==> flow/design.v <==
module ALU (
    input         clk,         
    input         rst,         
    input         i_vld,       
    input  [31:0] i_a,         
    input  [31:0] i_b,         
    input         opcode,      
    output reg [31:0] o_res,   
    output reg    o_res_vld,   
    output reg    overflow     
);
reg         i_vld_stage1;
reg [31:0]  i_a_stage1, i_b_stage1;
reg         opcode_stage1;
always @(posedge clk or posedge rst) begin
    if (rst) begin
        i_vld_stage1  <= 1'b0;
        i_a_stage1    <= 32'b0;
        i_b_stage1    <= 32'b0;
        opcode_stage1 <= 1'b0;
    end else begin
        i_vld_stage1  <= i_vld;
        i_a_stage1    <= i_a;
        i_b_stage1    <= i_b;
        opcode_stage1 <= opcode;
    end
end
reg         opcode_stage2, opcode_stage3, opcode_stage4;
always @(posedge clk or posedge rst) begin
    if (rst) begin
        opcode_stage2 <= 1'b0;
        opcode_stage3 <= 1'b0;
        opcode_stage4 <= 1'b0;
    end else begin
        opcode_stage2 <= opcode_stage1;
        opcode_stage3 <= opcode_stage2;
        opcode_stage4 <= opcode_stage3;
    end
end
wire [31:0] add_res, mul_res;
wire        add_vld, mul_vld;
wire        add_ovf,  mul_ovf;
adder_32bit adder_inst (
    .clk        (clk),
    .rst        (rst),
    .i_vld      (i_vld_stage1),
    .i_a        (i_a_stage1),
    .i_b        (i_b_stage1),
    .o_res      (add_res),
    .o_res_vld  (add_vld),
    .overflow   (add_ovf)
);
multiplier_32bit multiplier_inst (
    .clk        (clk),
    .rst        (rst),
    .i_vld      (i_vld_stage1),
    .i_a        (i_a_stage1),
    .i_b        (i_b_stage1),
    .o_res      (mul_res),
    .o_res_vld  (mul_vld),
    .overflow   (mul_ovf)
);
always @(posedge clk or posedge rst) begin
    if (rst) begin
        o_res     <= 32'b0;
        o_res_vld <= 1'b0;
        overflow  <= 1'b0;
    end else begin
        case (opcode_stage4)
            1'b0: begin   
                o_res     <= add_res;
                o_res_vld <= add_vld;
                overflow  <= add_ovf;
            end
            1'b1: begin   
                o_res     <= mul_res;
                o_res_vld <= mul_vld;
                overflow  <= mul_ovf;
            end
            default: begin
                o_res     <= 32'b0;
                o_res_vld <= 1'b0;
                overflow  <= 1'b0;
            end
        endcase
    end
end
endmodule
module adder_32bit (
    input         clk,
    input         rst,
    input  [31:0] i_a,
    input  [31:0] i_b,
    input         i_vld,
    output reg [31:0] o_res,
    output reg    o_res_vld,
    output reg    overflow
);
wire        sign_a, sign_b;
wire [7:0]  exp_a, exp_b;
wire [23:0] man_a, man_b;   
assign sign_a = i_a[31];
assign sign_b = i_b[31];
assign exp_a  = i_a[30:23];
assign exp_b  = i_b[30:23];
assign man_a = (exp_a == 8'b0) ? {1'b0, i_a[22:0]} : {1'b1, i_a[22:0]};
assign man_b = (exp_b == 8'b0) ? {1'b0, i_b[22:0]} : {1'b1, i_b[22:0]};
wire is_nan_a  = (exp_a == 8'hFF) && (|i_a[22:0]);
wire is_nan_b  = (exp_b == 8'hFF) && (|i_b[22:0]);
wire is_inf_a  = (exp_a == 8'hFF) && (i_a[22:0] == 23'b0);
wire is_inf_b  = (exp_b == 8'hFF) && (i_b[22:0] == 23'b0);
wire is_zero_a = (i_a[30:0] == 31'b0);
wire is_zero_b = (i_b[30:0] == 31'b0);
reg         i_vld_r;
reg         sign_a_r, sign_b_r;
reg  [7:0]  exp_a_r, exp_b_r;
reg  [23:0] man_a_r, man_b_r;
reg         is_nan_a_r, is_nan_b_r;
reg         is_inf_a_r, is_inf_b_r;
reg         is_zero_a_r, is_zero_b_r;
always @(posedge clk or posedge rst) begin
    if (rst) begin
        i_vld_r     <= 1'b0;
        sign_a_r    <= 1'b0; sign_b_r    <= 1'b0;
        exp_a_r     <= 8'b0; exp_b_r     <= 8'b0;
        man_a_r     <= 24'b0; man_b_r    <= 24'b0;
        is_nan_a_r  <= 1'b0; is_nan_b_r  <= 1'b0;
        is_inf_a_r  <= 1'b0; is_inf_b_r  <= 1'b0;
        is_zero_a_r <= 1'b0; is_zero_b_r <= 1'b0;
    end else begin
        i_vld_r     <= i_vld;
        sign_a_r    <= sign_a;    sign_b_r    <= sign_b;
        exp_a_r     <= exp_a;     exp_b_r     <= exp_b;
        man_a_r     <= man_a;     man_b_r     <= man_b;
        is_nan_a_r  <= is_nan_a;  is_nan_b_r  <= is_nan_b;
        is_inf_a_r  <= is_inf_a;  is_inf_b_r  <= is_inf_b;
        is_zero_a_r <= is_zero_a; is_zero_b_r <= is_zero_b;
    end
end
wire [7:0]  exp_diff;
wire [7:0]  shift_amt;
wire [23:0] man_a_aligned, man_b_aligned;
assign exp_diff = (exp_a_r > exp_b_r) ? (exp_a_r - exp_b_r) : (exp_b_r - exp_a_r);
assign shift_amt = (exp_diff > 8'd23) ? 8'd23 : exp_diff;   
assign man_a_aligned = (exp_a_r > exp_b_r) ? man_a_r : (man_a_r >> shift_amt);
assign man_b_aligned = (exp_a_r > exp_b_r) ? (man_b_r >> shift_amt) : man_b_r;
wire [7:0]  exp_larger = (exp_a_r > exp_b_r) ? exp_a_r : exp_b_r;
wire        op_add_sub;   
wire [24:0] sum_raw;      
wire        sign_sum;
assign op_add_sub = sign_a_r ^ sign_b_r;   
assign sum_raw = (sign_a_r == sign_b_r) ? 
                 {1'b0, man_a_aligned} + {1'b0, man_b_aligned} :   
                 (man_a_aligned >= man_b_aligned) ? 
                 {1'b0, man_a_aligned - man_b_aligned} :           
                 {1'b0, man_b_aligned - man_a_aligned};            
assign sign_sum = (sign_a_r == sign_b_r) ? sign_a_r :            
                  (man_a_aligned >= man_b_aligned) ? sign_a_r :  
                  sign_b_r;                                      
wire        add_nan = is_nan_a_r || is_nan_b_r ||
                      ((is_inf_a_r && is_inf_b_r) && (sign_a_r != sign_b_r));
reg         i_vld_r2;
reg [24:0]  sum_raw_r;
reg         sign_sum_r;
reg [7:0]   exp_larger_r;
reg         is_nan_r, is_inf_r, is_zero_r;
always @(posedge clk or posedge rst) begin
    if (rst) begin
        i_vld_r2    <= 1'b0;
        sum_raw_r   <= 25'b0;
        sign_sum_r  <= 1'b0;
        exp_larger_r <= 8'b0;
        is_nan_r    <= 1'b0;
        is_inf_r    <= 1'b0;
        is_zero_r   <= 1'b0;
    end else begin
        i_vld_r2    <= i_vld_r;
        sum_raw_r   <= sum_raw;
        sign_sum_r  <= sign_sum;
        exp_larger_r <= exp_larger;
        is_nan_r    <= add_nan;
        is_inf_r    <= (is_inf_a_r || is_inf_b_r) && !add_nan;
        is_zero_r   <= is_zero_a_r && is_zero_b_r;
    end
end
reg  [23:0] man_norm;
reg  [7:0]  exp_norm;
reg         overflow_norm;
always @(*) begin
    man_norm    = sum_raw_r[23:0];
    exp_norm    = exp_larger_r;
    overflow_norm = 1'b0;
    if (sum_raw_r[24:0] == 25'b0) begin
        man_norm = 24'b0;
        exp_norm = 8'b0;
    end
    else if (~sum_raw_r[24] && ~sum_raw_r[23]) begin   
        if (sum_raw_r[22]) begin
            man_norm = sum_raw_r[23:0] << 1;
            exp_norm = exp_larger_r - 1;
        end else if (sum_raw_r[21]) begin
            man_norm = sum_raw_r[23:0] << 2;
            exp_norm = exp_larger_r - 2;
        end else if (sum_raw_r[20]) begin
            man_norm = sum_raw_r[23:0] << 3;
            exp_norm = exp_larger_r - 3;
        end else if (sum_raw_r[19]) begin
            man_norm = sum_raw_r[23:0] << 4;
            exp_norm = exp_larger_r - 4;
        end else if (sum_raw_r[18]) begin
            man_norm = sum_raw_r[23:0] << 5;
            exp_norm = exp_larger_r - 5;
        end else if (sum_raw_r[17]) begin
            man_norm = sum_raw_r[23:0] << 6;
            exp_norm = exp_larger_r - 6;
        end else begin
            man_norm = sum_raw_r[23:0] << 7;
            exp_norm = exp_larger_r - 7;
        end
    end
    else if (sum_raw_r[24]) begin
        man_norm = sum_raw_r[24:1];
        exp_norm = exp_larger_r + 1;
        overflow_norm = (exp_norm == 8'hFF);   
    end
    if (exp_norm == 8'hFF) overflow_norm = 1'b1;
end
always @(posedge clk or posedge rst) begin
    if (rst) begin
        o_res     <= 32'b0;
        o_res_vld <= 1'b0;
        overflow  <= 1'b0;
    end else if (i_vld_r2) begin
        if (is_nan_r) begin
            o_res <= 32'h7FC0_0000;   
            overflow <= 1'b1;
        end
        else if (is_inf_r) begin
            o_res <= {sign_sum_r, 8'hFF, 23'b0};   
            overflow <= 1'b1;
        end
        else if (is_zero_r) begin
            o_res <= {sign_sum_r, 31'b0};   
            overflow <= 1'b0;
        end
        else if (overflow_norm) begin
            o_res <= {sign_sum_r, 8'hFF, 23'b0};   
            overflow <= 1'b1;
        end
        else begin
            o_res <= {sign_sum_r, exp_norm, man_norm[22:0]};
            overflow <= 1'b0;
        end
        o_res_vld <= 1'b1;
    end else begin
        o_res_vld <= 1'b0;
        o_res     <= 32'b0;
        overflow  <= 1'b0;
    end
end
endmodule
module multiplier_32bit (
    input         clk,
    input         rst,
    input  [31:0] i_a,
    input  [31:0] i_b,
    input         i_vld,
    output reg [31:0] o_res,
    output reg    o_res_vld,
    output reg    overflow
);
wire        sign_a, sign_b;
wire [7:0]  exp_a, exp_b;
wire [23:0] man_a, man_b;
assign sign_a = i_a[31];
assign sign_b = i_b[31];
assign exp_a  = i_a[30:23];
assign exp_b  = i_b[30:23];
assign man_a  = (exp_a == 8'b0) ? {1'b0, i_a[22:0]} : {1'b1, i_a[22:0]};
assign man_b  = (exp_b == 8'b0) ? {1'b0, i_b[22:0]} : {1'b1, i_b[22:0]};
wire is_nan_a  = (exp_a == 8'hFF) && (|i_a[22:0]);
wire is_nan_b  = (exp_b == 8'hFF) && (|i_b[22:0]);
wire is_inf_a  = (exp_a == 8'hFF) && (i_a[22:0] == 23'b0);
wire is_inf_b  = (exp_b == 8'hFF) && (i_b[22:0] == 23'b0);
wire is_zero_a = (i_a[30:0] == 31'b0);
wire is_zero_b = (i_b[30:0] == 31'b0);
reg         i_vld_r;
reg         sign_a_r, sign_b_r;
reg  [7:0]  exp_a_r, exp_b_r;
reg  [23:0] man_a_r, man_b_r;
reg         is_nan_a_r, is_nan_b_r;
reg         is_inf_a_r, is_inf_b_r;
reg         is_zero_a_r, is_zero_b_r;
always @(posedge clk or posedge rst) begin
    if (rst) begin
        i_vld_r     <= 1'b0;
        sign_a_r    <= 1'b0; sign_b_r    <= 1'b0;
        exp_a_r     <= 8'b0; exp_b_r     <= 8'b0;
        man_a_r     <= 24'b0; man_b_r    <= 24'b0;
        is_nan_a_r  <= 1'b0; is_nan_b_r  <= 1'b0;
        is_inf_a_r  <= 1'b0; is_inf_b_r  <= 1'b0;
        is_zero_a_r <= 1'b0; is_zero_b_r <= 1'b0;
    end else begin
        i_vld_r     <= i_vld;
        sign_a_r    <= sign_a;    sign_b_r    <= sign_b;
        exp_a_r     <= exp_a;     exp_b_r     <= exp_b;
        man_a_r     <= man_a;     man_b_r     <= man_b;
        is_nan_a_r  <= is_nan_a;  is_nan_b_r  <= is_nan_b;
        is_inf_a_r  <= is_inf_a;  is_inf_b_r  <= is_inf_b;
        is_zero_a_r <= is_zero_a; is_zero_b_r <= is_zero_b;
    end
end
wire [47:0] product_raw;   
wire        sign_res;
wire [7:0]  exp_raw;
wire [7:0]  exp_calc;
wire        overflow_calc;
wire [23:0] man_rounded;
wire [22:0] man_final;
assign sign_res = sign_a_r ^ sign_b_r;   
assign product_raw = man_a_r * man_b_r;  
assign exp_raw = exp_a_r + exp_b_r - 8'd127;
wire product_msb = product_raw[47];   
wire [47:0] product_shifted = product_msb ? product_raw >> 1 : product_raw;
assign exp_calc = product_msb ? exp_raw + 1 : exp_raw;
wire guard_bit    = product_shifted[23];
wire sticky_bit   = |product_shifted[22:0];
wire round_up     = guard_bit && (sticky_bit || product_shifted[24]);
assign man_rounded = product_shifted[47:24] + round_up;
wire carry_round = man_rounded[23];   
assign man_final = carry_round ? man_rounded[23:1] : man_rounded[22:0];
wire [7:0] exp_final = carry_round ? exp_calc + 1 : exp_calc;
assign overflow_calc = (exp_final == 8'hFF) || (exp_raw > 8'd254);
wire        mul_nan = is_nan_a_r || is_nan_b_r ||
                      ((is_inf_a_r && is_zero_b_r) || (is_zero_a_r && is_inf_b_r));
reg         i_vld_r2;
reg         sign_res_r;
reg [7:0]   exp_final_r;
reg [22:0]  man_final_r;
reg         overflow_calc_r;
reg         is_nan_r, is_inf_r, is_zero_r;
always @(posedge clk or posedge rst) begin
    if (rst) begin
        i_vld_r2        <= 1'b0;
        sign_res_r      <= 1'b0;
        exp_final_r     <= 8'b0;
        man_final_r     <= 23'b0;
        overflow_calc_r <= 1'b0;
        is_nan_r        <= 1'b0;
        is_inf_r        <= 1'b0;
        is_zero_r       <= 1'b0;
    end else begin
        i_vld_r2        <= i_vld_r;
        sign_res_r      <= sign_res;
        exp_final_r     <= exp_final;
        man_final_r     <= man_final;
        overflow_calc_r <= overflow_calc;
        is_nan_r        <= mul_nan;
        is_inf_r        <= (is_inf_a_r || is_inf_b_r) && !mul_nan;
        is_zero_r       <= is_zero_a_r || is_zero_b_r;
    end
end
always @(posedge clk or posedge rst) begin
    if (rst) begin
        o_res     <= 32'b0;
        o_res_vld <= 1'b0;
        overflow  <= 1'b0;
    end else if (i_vld_r2) begin
        if (is_nan_r) begin
            o_res <= 32'h7FC0_0000;   
            overflow <= 1'b1;
        end
        else if (is_inf_r) begin
            o_res <= {sign_res_r, 8'hFF, 23'b0};   
            overflow <= 1'b1;
        end
        else if (is_zero_r) begin
            o_res <= {sign_res_r, 31'b0};   
            overflow <= 1'b0;
        end
        else if (overflow_calc_r) begin
            o_res <= {sign_res_r, 8'hFF, 23'b0};   
            overflow <= 1'b1;
        end
        else begin
            o_res <= {sign_res_r, exp_final_r, man_final_r};
            overflow <= 1'b0;
        end
        o_res_vld <= 1'b1;
    end else begin
        o_res_vld <= 1'b0;
        o_res     <= 32'b0;
        overflow  <= 1'b0;
    end
end
endmodule
=== Reports on ALU ===
Tool output for the design above, in the order of the flow.
Lines are those of the file above, counted from 1.
Library cell names are shortened.
The mark n/a stands for no value.

* Top: ALU
* Clock port: clk
* Cell library: sky130hd
* Library corner: tt_025C_1v80

=== Elaborated design ===
Source: Yosys, flattened and elaborated, memories not mapped. Widths are those after wreduce; folded enables and synchronous resets count as part of the registers. Registers that Yosys merges into a memory's read port (data or address) are not register bits. Print and check cells do not count. Equal cells are merged and count once.

* Input port bits: 68
* Word-level cells: 171
* Output and inout port bits: 34
* Register bits: 317

* Multiplexer cells: 60
* Magnitude comparators: 4
* Reductions and logical operators: 33
* Eq/ne operators: 7
* Shifts and indexed selects: 2
* $mul: 1
* Bitwise operators: 4
* Add/sub/neg operators: 18

{| class="wikitable"
|+ Operators with widths
! cell !! count
|-
| 24-bit by 24-bit multiplier with 48-bit output || 1
|-
| 23-bit 2-to-1 mux || 10
|-
| 31-bit 2-to-1 mux || 6
|-
| 32-bit 2-to-1 mux || 4
|-
| 24-bit 2-to-1 mux || 5
|-
| 8-bit 2-to-1 mux || 14
|-
| 23-bit OR reduction || 3
|-
| 32-bit case mux with 2-bit select || 1
|-
| 31-bit logical NOT || 2
|-
| 24-bit subtractor || 2
|-
| 24-bit by 8-bit >> shifter with 24-bit output || 2
|-
| 47-bit 2-to-1 mux || 1
|-
| 23-bit logical NOT || 2
|-
| 8-bit == test (second input constant) || 5
|-
| 8-bit by 3-bit subtractor with 8-bit output (second input constant) || 4
|-
| 24-bit by 24-bit adder with 25-bit output || 1
|-
| 25-bit logical NOT || 1
|-
| 25-bit 2-to-1 mux || 1
|-
| 24-bit by 1-bit adder with 24-bit output || 1
|-
| 24-bit >= comparator || 1
|-
| 8-bit by 1-bit adder with 8-bit output (second input constant) || 3
|-
| 1-bit 2-to-1 mux || 17
|-
| 8-bit by 2-bit subtractor with 8-bit output (second input constant) || 2
|-
| 8-bit subtractor || 2
|-
| 8-bit logical NOT || 2
|-
| 1-bit logical AND || 13
|-
| 1-bit logical OR || 8
|-
| 8-bit by 1-bit subtractor with 8-bit output (second input constant) || 1
|}

Other operator kinds: 11; their cells: 14.

=== Logic depth ===
Longest topological path by Yosys (ltp), each cell counted once; first at word level (registers and memories cut), then after technology mapping (sequential cells cut; the memories' decode and read muxes count).

* Depth after elaboration: 16
* ABC_AREA: 0
* Gate-level depth with buffers: 38
* Mapped depth without buffers: 33

=== After synthesis ===
Yosys stat after the flow's synthesis: flattened, memories mapped to cells. It holds for the ABC_AREA given above (unset counts as 0); a run with the other value may have another netlist.
Totals and module areas in this step are rounded.

* Flip-flops: 317
* Buffer cells: 275
* Sequential part of the area: 7933 sq um
* Cell area after synthesis: 39510 sq um
* Mapped cells: 4469

{| class="wikitable"
|+ Cell types
! cell !! count !! area in all (sq um)
|-
| fa_1 || 488 || 9769.37
|-
| dfrtp_1 || 317 || 7.93E+03
|-
| ha_1 || 289 || 3.62E+03
|-
| inv_1 || 659 || 2.47E+03
|-
| and2_1 || 318 || 1.99E+03
|-
| nand2_1 || 528 || 1.98E+03
|-
| a21oi_1 || 209 || 1.05E+03
|-
| o21ai_0 || 177 || 885.85
|-
| clkbuf_1 || 235 || 882.096
|-
| nor2_1 || 217 || 814.531
|-
| mux2i_1 || 74 || 740.71
|-
| xnor2_1 || 83 || 726.947
|-
| mux2_2 || 53 || 596.822
|-
| a211oi_1 || 75 || 563.04
|-
| a21o_1 || 49 || 367.853
|-
| a22oi_1 || 41 || 307.795
|-
| o211ai_1 || 36 || 270.259
|-
| xor2_1 || 29 || 253.994
|}

Other cell types: 89; their cells: 592.
The figures by module come from a second, unflattened synthesis with its own total; it is not the netlist above.

* Cell total of the unflattened synthesis: 4636
* Area (unflattened synthesis): 42240 sq um

Each row is one instance without its submodules.

{| class="wikitable"
|+ By module
! module !! area (sq um) !! times used !! seq. area (sq um) !! cells
|-
| multiplier_32bit || 25740 || 1 || 3603 || 2795
|-
| adder_32bit || 13360 || 1 || 3628 || 1699
|-
| ALU || 3148 || 1 || 2577 || 142
|}

=== Path before layout ===
OpenSTA on the mapped netlist: ideal clock, no wires. The path of least setup slack (recovery checks aside). Input and output delay are each 20% of the period. Register names are those of the netlist, which keeps one name where synthesis merged equal registers.

* Kind: flip-flop to flip-flop
* Start point: register (no name shown)
* End point: register multiplier_inst.man_final_r[17]
* Library setup time: 0.138 ns
* Required time: 8.862 ns
* Time at the first pin: 0.000 ns
* Data arrival time: 8.804 ns
* Driving pins on the path: 37
* Clock period: 9.0 ns
* Path slack: 0.058 ns
* Path buffers: 6
* Path delay: 8.942 ns
* Synthesis period reached: 8.942 ns

"path delay" is the arrival time less input delay plus setup time.
"driving pins on the path": output pins that drive a net of the path, with the launching flip-flop's if there is one; two outputs of one cell count as two.
"synthesis period reached" is the clock period less the worst setup slack; recovery checks do not enter. This is arithmetic on one report: input and output delays are still those of the set period (20% each).
Between the ends stands the longest chain of elaborated cells between them, by number of cells; it is not shown to be the way that was timed. Of several equally long chains one is given.
A line is the first line of the expression or statement that the cell stems from. Yosys adds cells for indexed reads and writes and turns some case tables into memories.

* Cell sequence: dfrtp_1 clkbuf_1 clkbuf_1 nand2_1 fa_1 inv_1 fa_1 inv_1 fa_1 fa_1 inv_1 fa_1 fa_1 inv_1 fa_1 inv_1 ha_1 buf_2 and3_1 and2_1 and3_1 o2111a_1 nor4_4 nor3_1 o21ai_2 clkbuf_1 clkbuf_1 buf_1 nor2_1 a21oi_1 ha_1 o2111a_1 o2111ai_1 nor4b_1 o32ai_1 nand2_1 o211ai_1
* Length of the longest elaborated chain: 7
* Elaborated cells between the ends (all ways): 7
* Source lines of those cells: 6
* Those cells by class: add/sub (1); mul (1); mux (2); reduce/logical (3)

{| class="wikitable"
|+ Ends and longest elaborated chain, post-synthesis
! what !! RTL line !! text
|-
| 24-bit by 24-bit multiplier with 48-bit output || 321 ||
|-
| 47-bit 2-to-1 mux || 324 ||
|-
| 23-bit OR reduction || 327 ||
|-
| 1-bit logical OR || 328 ||
|-
| 1-bit logical AND || 328 ||
|-
| 24-bit by 1-bit adder with 24-bit output || 329 ||
|-
| 23-bit 2-to-1 mux || 331 || <nowiki>assign man_final = carry_round ? man_rounded[23:1] : man_rounded[22:0];</nowiki>
|-
| end, assigned || 347 || <nowiki>man_final_r     <= 23'b0;</nowiki>
|-
| end, assigned || 356 || <nowiki>man_final_r     <= man_final;</nowiki>
|-
| end, declared || 339 || <nowiki>reg [22:0]  man_final_r;</nowiki>
|}

=== Timing after layout ===
From the final timing report of job 1: the path of least setup slack in the routed layout; clock arrival at registers is part of the times.

* Kind: flip-flop to flip-flop
* Start point: register (no name shown)
* End point: register adder_inst.sum_raw_r[16]
* Library setup time: 0.13 ns
* Time at the first pin: 0.60 ns
* Path slack: 1.27 ns
* Path buffers: 6
* Required time: 12.08 ns
* Clock period: 11.6 ns
* Data arrival time: 10.82 ns
* Driving pins on the path: 32

Between the ends stands the longest chain of elaborated cells between them, by number of cells; it is not shown to be the way that was timed. Of several equally long chains one is given.

* Cell sequence: dfrtp_1 inv_1 ha_1 nor4_2 a31oi_1 a21oi_4 buf_4 mux2_1 o221ai_2 xor2_2 buf_4 nor3_4 buf_4 o211ai_1 o21ai_0 o311ai_1 buf_4 mux2i_1 fa_1 nor2b_1 o21ai_0 a21oi_1 o21ai_0 buf_4 a21oi_1 o211ai_1 a21oi_4 buf_4 mux2_2 a221oi_1 o21ai_0 xnor2_1
* Length of the longest elaborated chain: 9
* Elaborated cells between the ends (all ways): 16
* Those cells by class: add/sub (5); compare (3); shift (2); mux (6)

{| class="wikitable"
|+ Ends and longest elaborated chain, after layout
! what !! RTL line !! text
|-
| 8-bit subtractor || 143 || <nowiki>assign exp_diff = (exp_a_r > exp_b_r) ? (exp_a_r - exp_b_r) : (exp_b_r - exp_a_r);</nowiki>
|-
| 8-bit 2-to-1 mux || 143 ||
|-
| 8-bit by 5-bit greater-than comparator with 1-bit output || 144 || <nowiki>assign shift_amt = (exp_diff > 8'd23) ? 8'd23 : exp_diff;</nowiki>
|-
| 8-bit 2-to-1 mux || 144 ||
|-
| 24-bit by 8-bit >> shifter with 24-bit output || 146 || <nowiki>assign man_b_aligned = (exp_a_r > exp_b_r) ? (man_b_r >> shift_amt) : man_b_r;</nowiki>
|-
| 24-bit 2-to-1 mux || 146 ||
|-
| 24-bit subtractor || 156 || <nowiki>{1'b0, man_b_aligned - man_a_aligned};</nowiki>
|-
| 24-bit 2-to-1 mux || 154 || <nowiki>(man_a_aligned >= man_b_aligned) ?</nowiki>
|-
| 25-bit 2-to-1 mux || 152 || <nowiki>assign sum_raw = (sign_a_r == sign_b_r) ?</nowiki>
|-
| end, assigned || 170 || <nowiki>sum_raw_r   <= 25'b0;</nowiki>
|-
| end, assigned || 178 || <nowiki>sum_raw_r   <= sum_raw;</nowiki>
|-
| end, declared || 163 || <nowiki>reg [24:0]  sum_raw_r;</nowiki>
|}

Below are 3 stored runs of the flow (Yosys, OpenROAD; platform sky130hd) on ALU, each with its settings and what was measured, unordered. Constraints: input delay and output delay 20% of the set period each, output load 0.01 pF.
"achieved clock period" means the clock period less the worst setup slack. The figure is calculated, with input and output delays left at 20% of the set period.
"worst setup path time" = time allowed to the worst setup path (clock period - input delay - output delay, where it has them) - its slack; a late launch clock adds to it, a late capture clock takes from it.
Measured values are rounded.

Job 1
==> flow/run.sh <==
#!/bin/bash
# the make line also repeats the synthesis and layout settings of config.mk as NAME=value (left out here)
make -C /OpenROAD-flow-scripts/flow DESIGN_CONFIG=/design/flow/config.mk WORK_HOME=/design/flow/orfs CLKGATE_MAP_FILE= finish
==> flow/config.mk <==
export PLATFORM = sky130hd
export DESIGN_NAME = ALU
export DESIGN_NICKNAME = ALU
export VERILOG_FILES = /design/flow/design.v
export SDC_FILE = /design/flow/constraint.sdc
export NUM_CORES = 4
export LEC_CHECK = 0
export CAP_MARGIN = 20
export CELL_PAD_IN_SITES_DETAIL_PLACEMENT = 0
export CORE_ASPECT_RATIO = 0.95
export CORE_MARGIN = 2
export CORE_UTILIZATION = 36
export CTS_CLUSTER_DIAMETER = 215
export GPL_ROUTABILITY_DRIVEN = 1
export MAX_ROUTING_LAYER = met5
export MIN_ROUTING_LAYER = met2
export PLACE_DENSITY_LB_ADDON = 0.06
export SLEW_MARGIN = 5
export TNS_END_PERCENT = 15
==> flow/constraint.sdc <==
create_clock -name core_clock -period 11.6 [get_ports {clk}]
set_input_delay 2.3200 -clock core_clock [delete_from_list [all_inputs] [get_ports {clk}]]
set_output_delay 2.3200 -clock core_clock [all_outputs]
set_load 0.01 [all_outputs]

==> results of job 1 <==
chip area after synthesis (Yosys): 39510 sq um
die area: 112400 sq um
standard-cell area of the final layout: 43160 sq um
utilization: 0.396
worst setup slack after layout: 1.265 ns
total negative slack: 0.000 ns
worst hold slack: 0.343 ns
achieved clock period: 10.335 ns
worst setup path time: 10.33 ns
worst setup path kind: flip-flop to flip-flop

Job 2
==> flow/run.sh <==
#!/bin/bash
# the make line also repeats the synthesis and layout settings of config.mk as NAME=value (left out here)
make -C /OpenROAD-flow-scripts/flow DESIGN_CONFIG=/design/flow/config.mk WORK_HOME=/design/flow/orfs CLKGATE_MAP_FILE= finish
==> flow/config.mk <==
export PLATFORM = sky130hd
export DESIGN_NAME = ALU
export DESIGN_NICKNAME = ALU
export VERILOG_FILES = /design/flow/design.v
export SDC_FILE = /design/flow/constraint.sdc
export NUM_CORES = 4
export LEC_CHECK = 0
export CAP_MARGIN = 10
export CORE_MARGIN = 2
export CORE_UTILIZATION = 47
export GPL_ROUTABILITY_DRIVEN = 0
export MAX_ROUTING_LAYER = met5
export PLACE_DENSITY_LB_ADDON = 0.27
export SLEW_MARGIN = 20
==> flow/constraint.sdc <==
create_clock -name core_clock -period 6.75 [get_ports {clk}]
set_input_delay 1.3500 -clock core_clock [delete_from_list [all_inputs] [get_ports {clk}]]
set_output_delay 1.3500 -clock core_clock [all_outputs]
set_load 0.01 [all_outputs]

==> results of job 2 <==
chip area after synthesis (Yosys): 39510 sq um
die area: 86390 sq um
standard-cell area of the final layout: 52850 sq um
utilization: 0.634
worst setup slack after layout: -1.508 ns
total negative slack: -49.00 ns
worst hold slack: 0.345 ns
achieved clock period: 8.258 ns
worst setup path time: 8.26 ns
worst setup path kind: flip-flop to flip-flop

Job 3
==> flow/run.sh <==
#!/bin/bash
# the make line also repeats the synthesis and layout settings of config.mk as NAME=value (left out here)
make -C /OpenROAD-flow-scripts/flow DESIGN_CONFIG=/design/flow/config.mk WORK_HOME=/design/flow/orfs CLKGATE_MAP_FILE= finish
==> flow/config.mk <==
export PLATFORM = sky130hd
export DESIGN_NAME = ALU
export DESIGN_NICKNAME = ALU
export VERILOG_FILES = /design/flow/design.v
export SDC_FILE = /design/flow/constraint.sdc
export NUM_CORES = 4
export LEC_CHECK = 0
export CAP_MARGIN = 20
export CELL_PAD_IN_SITES_DETAIL_PLACEMENT = 0
export CORE_ASPECT_RATIO = 0.95
export CORE_MARGIN = 2
export CORE_UTILIZATION = 36
export CTS_CLUSTER_DIAMETER = 261
export GPL_ROUTABILITY_DRIVEN = 0
export MAX_ROUTING_LAYER = met5
export PLACE_DENSITY_LB_ADDON = 0.06
export SETUP_SLACK_MARGIN = 2.84
export SLEW_MARGIN = 5
==> flow/constraint.sdc <==
create_clock -name core_clock -period 11.7 [get_ports {clk}]
set_input_delay 2.3400 -clock core_clock [delete_from_list [all_inputs] [get_ports {clk}]]
set_output_delay 2.3400 -clock core_clock [all_outputs]
set_load 0.01 [all_outputs]

==> results of job 3 <==
chip area after synthesis (Yosys): 39510 sq um
die area: 112400 sq um
standard-cell area of the final layout: 45050 sq um
utilization: 0.413
worst setup slack after layout: 3.077 ns
total negative slack: 0.000 ns
worst hold slack: 0.330 ns
achieved clock period: 8.623 ns
worst setup path time: 8.62 ns
worst setup path kind: flip-flop to flip-flop
